==> flow/design.v <==
`timescale 1ns/1ps
module ram_single_port(
    input clk,
    input write_en,
    input reset,
    input [6:0] addr,
    input [7:0] data_in,
    output reg [7:0] data_out    
);
integer i;
reg [7:0] memory [63:0];
reg [7:0] temp;
reg [7:0] op_buff;
always@(posedge clk) 
begin
    if (reset == 1'b1)
    begin
        for (i=0;i<64;i=i+1) 
            memory[i] <= 8'h00;
        temp<=8'h00;
    end
    else
    begin
        if (write_en == 1)
        begin
            temp <= data_in;
            memory[addr[5:0]] <= data_in;
        end
        else
        begin
            temp <= memory[addr[5:0]];
            data_out <= memory[addr[5:0]];
        end
    end  
end
endmodule
; ---- From RTL to reports: ram_single_port
; The steps from the RTL of ram_single_port to its reports follow in flow order.
; Line numbers count from 1 in the design file above.
; Not given: n/a
[design]
design = ram_single_port
clock_port = clk
library = sky130hd
lib_corner = tt_025C_1v80

; ---- Elaborated design
; Source: Yosys, flattened and elaborated, memories not mapped. Widths are those after wreduce. Registers that Yosys merges into a memory's read port (data or address) are not register bits. Print and check cells do not count. Equal cells are merged and count once.
; Yosys's memory passes give these memory sizes; they may raise the number of words (mostly to a power of two), join words into wider ones and drop unused or constant bits.
[bits]
memories = 1
regBits = 0
ramBits = 512
in_bits = 18
word_cells = 11
out_inout_bits = 8
[classes]
logic = 2
n_reduce_logical = 1
muxes = 7
[memory_table]
columns = name, words, word_bits, line
row1 = memory, 64, 8, 11  ; reg [7:0] memory [63:0];
[ops]
columns = cell, count
row1 = two-way mux 8 bit, 2
row2 = two-way mux 6 bit, 2
row3 = two-way mux 1 bit, 3
row4 = inverter 1 bit, 2
row5 = AND reduction 2 bit, 1

; ---- Logic depth
; Yosys ltp: most cells in a row. Word level: on the elaborated netlist, between registers, memories and ports. Mapped: between sequential cells and ports; inverters and the memories' decode and read muxes count.
[logic_depth]
depth_word = 2
ABC_AREA = 0
ltp_mapped = 9
depth_no_buf = 5

; ---- Mapped cells and area
; The flow's flattened synthesis, as Yosys stat reports it; memories are mapped. The netlist is that of the ABC_AREA named above (0 if unset); the other value can give another one.
[by_type]
columns = cell_type, count, area_total_um2
row1 = sky130_fd_sc_hd__edfxtp_1, 520, 1.56E+04
row2 = sky130_fd_sc_hd__and2_1, 516, 3.23E+03
row3 = sky130_fd_sc_hd__a221oi_1, 55, 481.712
row4 = sky130_fd_sc_hd__mux4_2, 21, 472.954
row5 = sky130_fd_sc_hd__a22oi_1, 62, 465.446
row6 = sky130_fd_sc_hd__mux2i_1, 44, 440.422
row7 = sky130_fd_sc_hd__or2_2, 68, 425.408
row8 = sky130_fd_sc_hd__clkbuf_1, 84, 315.302
row9 = sky130_fd_sc_hd__mux2_2, 26, 292.781
row10 = sky130_fd_sc_hd__nor2_1, 74, 277.766
row11 = sky130_fd_sc_hd__buf_2, 47, 235.226
row12 = sky130_fd_sc_hd__a221o_1, 16, 160.154
row13 = sky130_fd_sc_hd__o221ai_1, 18, 157.651
row14 = sky130_fd_sc_hd__a21oi_1, 25, 125.12
row15 = sky130_fd_sc_hd__nand2_1, 28, 105.101
row16 = sky130_fd_sc_hd__nand3b_1, 14, 105.101
row17 = sky130_fd_sc_hd__a22o_1, 11, 96.342
row18 = sky130_fd_sc_hd__o22ai_1, 15, 93.84
; Not listed: further types 42, cells in them 187.
[mapped]
n_buf = 153
flip_flops = 520
sequential_area_mm2 = 0.015615
stdcells = 1831
yosys_area_mm2 = 0.0243196

; ---- Path before layout
; Source: OpenSTA report_checks on the synthesized netlist (no wires, ideal clock, input and output delay 20% of the period each), path of least setup slack; recovery checks are left aside. Register names are those of the netlist, which keeps one name where synthesis merged equal registers.
[synth_path]
path_type = input -> register
start = input port addr[4]
end = memory memory[12][0]
launch_ns = 1.000
n_path_buf = 4
input_delay_ns = 1.000
driving_pins = 7
setup_ns = 0.309
tclk_ns = 5.0
slack_ns = 2.089
arrival_time_ns = 2.602
required_time_ns = 4.691
path_delay_ns = 1.911
synth_period_reached_ns = 2.911
; "path_delay_ns" is the arrival time less input delay plus setup time.
; "driving_pins": output pins that drive a net of the path, with the launching flip-flop's if there is one; two outputs of one cell count as two.
; "synth_period_reached_ns" is the clock period less the worst setup slack; recovery checks do not enter. This is arithmetic on one report: input and output delays are still those of the set period (20% each).
; The rows between start and end are the longest chain of elaborated cells between them; the timing report does not say that the signal goes this way. Where chains are equally long, one stands for them.
; A line is the first line of the expression or statement that the cell stems from. Yosys adds cells for indexed reads and writes and turns some case tables into memories.
[synth_via]
path_cell_list = sky130_fd_sc_hd__clkbuf_1 sky130_fd_sc_hd__or3b_2 sky130_fd_sc_hd__clkbuf_1 sky130_fd_sc_hd__buf_2 sky130_fd_sc_hd__buf_1 sky130_fd_sc_hd__nor2_1 sky130_fd_sc_hd__or2_2
elab_chain_cells = 2
cone_cells = 2
lines_between = 2
cone_classes = mux: 2
[synth_rtl]
columns = element, line
row1 = start: declaration, 6  ; input [6:0] addr,
row2 = two-way mux 6 bit, 24  ; if (write_en == 1)
row3 = two-way mux 6 bit, 16  ; if (reset == 1'b1)
row4 = end: declaration, 11  ; reg [7:0] memory [63:0];

; ---- Timing after layout
; Path of least setup slack in the final report of job 1 (OpenROAD, finished layout, wires in). Where an end is a register, its clock arrival counts in the times.
[layout_path]
path_type = input -> register
start = input port addr[2]
end = register data_out[7]
required_time_ns = 6.90
setup_ns = 0.19
driving_pins = 8
launch_ns = 1.29
slack_ns = 2.23
input_delay_ns = 1.29
n_path_buf = 3
arrival_time_ns = 4.66
tclk_ns = 6.47
[layout_via]
path_cell_list = sky130_fd_sc_hd__buf_4 sky130_fd_sc_hd__buf_4 sky130_fd_sc_hd__nor2b_1 sky130_fd_sc_hd__buf_4 sky130_fd_sc_hd__a221oi_1 sky130_fd_sc_hd__nor4_1 sky130_fd_sc_hd__a311oi_1 sky130_fd_sc_hd__nand4_1
[layout_rtl]
columns = element, line
row1 = start: declaration, 6  ; input [6:0] addr,
row2 = end: declaration, 8  ; output reg [7:0] data_out
; No chain of elaborated cells between the ends is given.

; Below are 4 stored runs of the flow (Yosys, OpenROAD; platform sky130hd) on ram_single_port, each with its settings and what was measured, unordered. Constraints: input delay and output delay 20% of the set period each, output load 0.01 pF.
; "period_reached_ns" means the clock period less the worst setup slack. The figure is calculated, with input and output delays left at 20% of the set period.
; "timing.worst_path_ns" is the time allowed to the run's worst setup path (the clock period less input and output delay, where it has them) less its slack. Clock arrival times count: a late capture clock shortens it, a late launch clock lengthens it.
; By "final_power_w" is meant OpenSTA's value without simulated activity: inputs other than the clock are taken to toggle once in ten clock periods, and the tool carries that through the logic.

[job 1: settings]
ABC_AREA = 0
CAP_MARGIN = 25
CELL_PAD_IN_SITES_DETAIL_PLACEMENT = 2
CELL_PAD_IN_SITES_GLOBAL_PLACEMENT = 2
CORE_UTILIZATION = 41
CTS_CLUSTER_DIAMETER = 75
GPL_ROUTABILITY_DRIVEN = 0
MAX_ROUTING_LAYER = met5
MIN_ROUTING_LAYER = met1
PLACE_DENSITY_LB_ADDON = 0.21
SETUP_SLACK_MARGIN = 0.77
SLEW_MARGIN = 10
period_ns = 6.47
CORE_MARGIN = 2
[job 1: results]
period_reached_ns = 4.236
final_hold_ws_ns = 0.854
timing.worst_path_ns = 2.94
worst_setup_path_type = input -> register
finish.utilization_pct = 45.7
total_die_area_mm2 = 0.061281
synthArea_mm2 = 0.0243196
total_negative_slack_ns = 0.000
timing.setup.ws_ns = 2.234
final_power_w = 0.007685

[job 2: settings]
ABC_AREA = 0
CAP_MARGIN = 25
CELL_PAD_IN_SITES_DETAIL_PLACEMENT = 1
CELL_PAD_IN_SITES_GLOBAL_PLACEMENT = 2
CORE_ASPECT_RATIO = 1.66
CORE_UTILIZATION = 41
CTS_CLUSTER_DIAMETER = 75
GPL_ROUTABILITY_DRIVEN = 1
MAX_ROUTING_LAYER = met5
MIN_ROUTING_LAYER = met1
PLACE_DENSITY_LB_ADDON = 0.21
SETUP_SLACK_MARGIN = 0.77
SLEW_MARGIN = 10
period_ns = 6.47
CORE_MARGIN = 2
[job 2: results]
period_reached_ns = 3.958
final_hold_ws_ns = 0.811
timing.worst_path_ns = 2.66
worst_setup_path_type = input -> register
finish.utilization_pct = 45.3
total_die_area_mm2 = 0.061343
synthArea_mm2 = 0.0243196
total_negative_slack_ns = 0.000
timing.setup.ws_ns = 2.512
final_power_w = 0.00732

[job 3: settings]
ABC_AREA = 1
CORE_ASPECT_RATIO = 0.77
CORE_UTILIZATION = 47
CTS_CLUSTER_SIZE = 53
GPL_ROUTABILITY_DRIVEN = 0
GPL_TIMING_DRIVEN = 0
TNS_END_PERCENT = 15
period_ns = 5.0
CAP_MARGIN = 20
CORE_MARGIN = 2
SLEW_MARGIN = 20
[job 3: results]
period_reached_ns = 3.558
final_hold_ws_ns = 0.931
timing.worst_path_ns = 2.56
worst_setup_path_type = input -> register
finish.utilization_pct = 53.1
total_die_area_mm2 = 0.0542316
synthArea_mm2 = 0.0246136
total_negative_slack_ns = 0.000
timing.setup.ws_ns = 1.442
final_power_w = 0.010178

[job 4: settings]
ABC_AREA = 0
CAP_MARGIN = 25
CELL_PAD_IN_SITES_DETAIL_PLACEMENT = 0
CELL_PAD_IN_SITES_GLOBAL_PLACEMENT = 2
CORE_ASPECT_RATIO = 1.66
CORE_UTILIZATION = 41
CTS_CLUSTER_DIAMETER = 39
CTS_CLUSTER_SIZE = 34
GPL_ROUTABILITY_DRIVEN = 1
GPL_TIMING_DRIVEN = 1
HOLD_SLACK_MARGIN = 0.29
MAX_ROUTING_LAYER = met5
MIN_ROUTING_LAYER = met1
PLACE_DENSITY_LB_ADDON = 0.21
SETUP_SLACK_MARGIN = 0.77
SLEW_MARGIN = 10
TNS_END_PERCENT = 55
period_ns = 6.47
CORE_MARGIN = 2
[job 4: results]
period_reached_ns = 3.960
final_hold_ws_ns = 0.806
timing.worst_path_ns = 2.67
worst_setup_path_type = input -> register
finish.utilization_pct = 45.5
total_die_area_mm2 = 0.061343
synthArea_mm2 = 0.0243196
total_negative_slack_ns = 0.000
timing.setup.ws_ns = 2.510
final_power_w = 0.007429
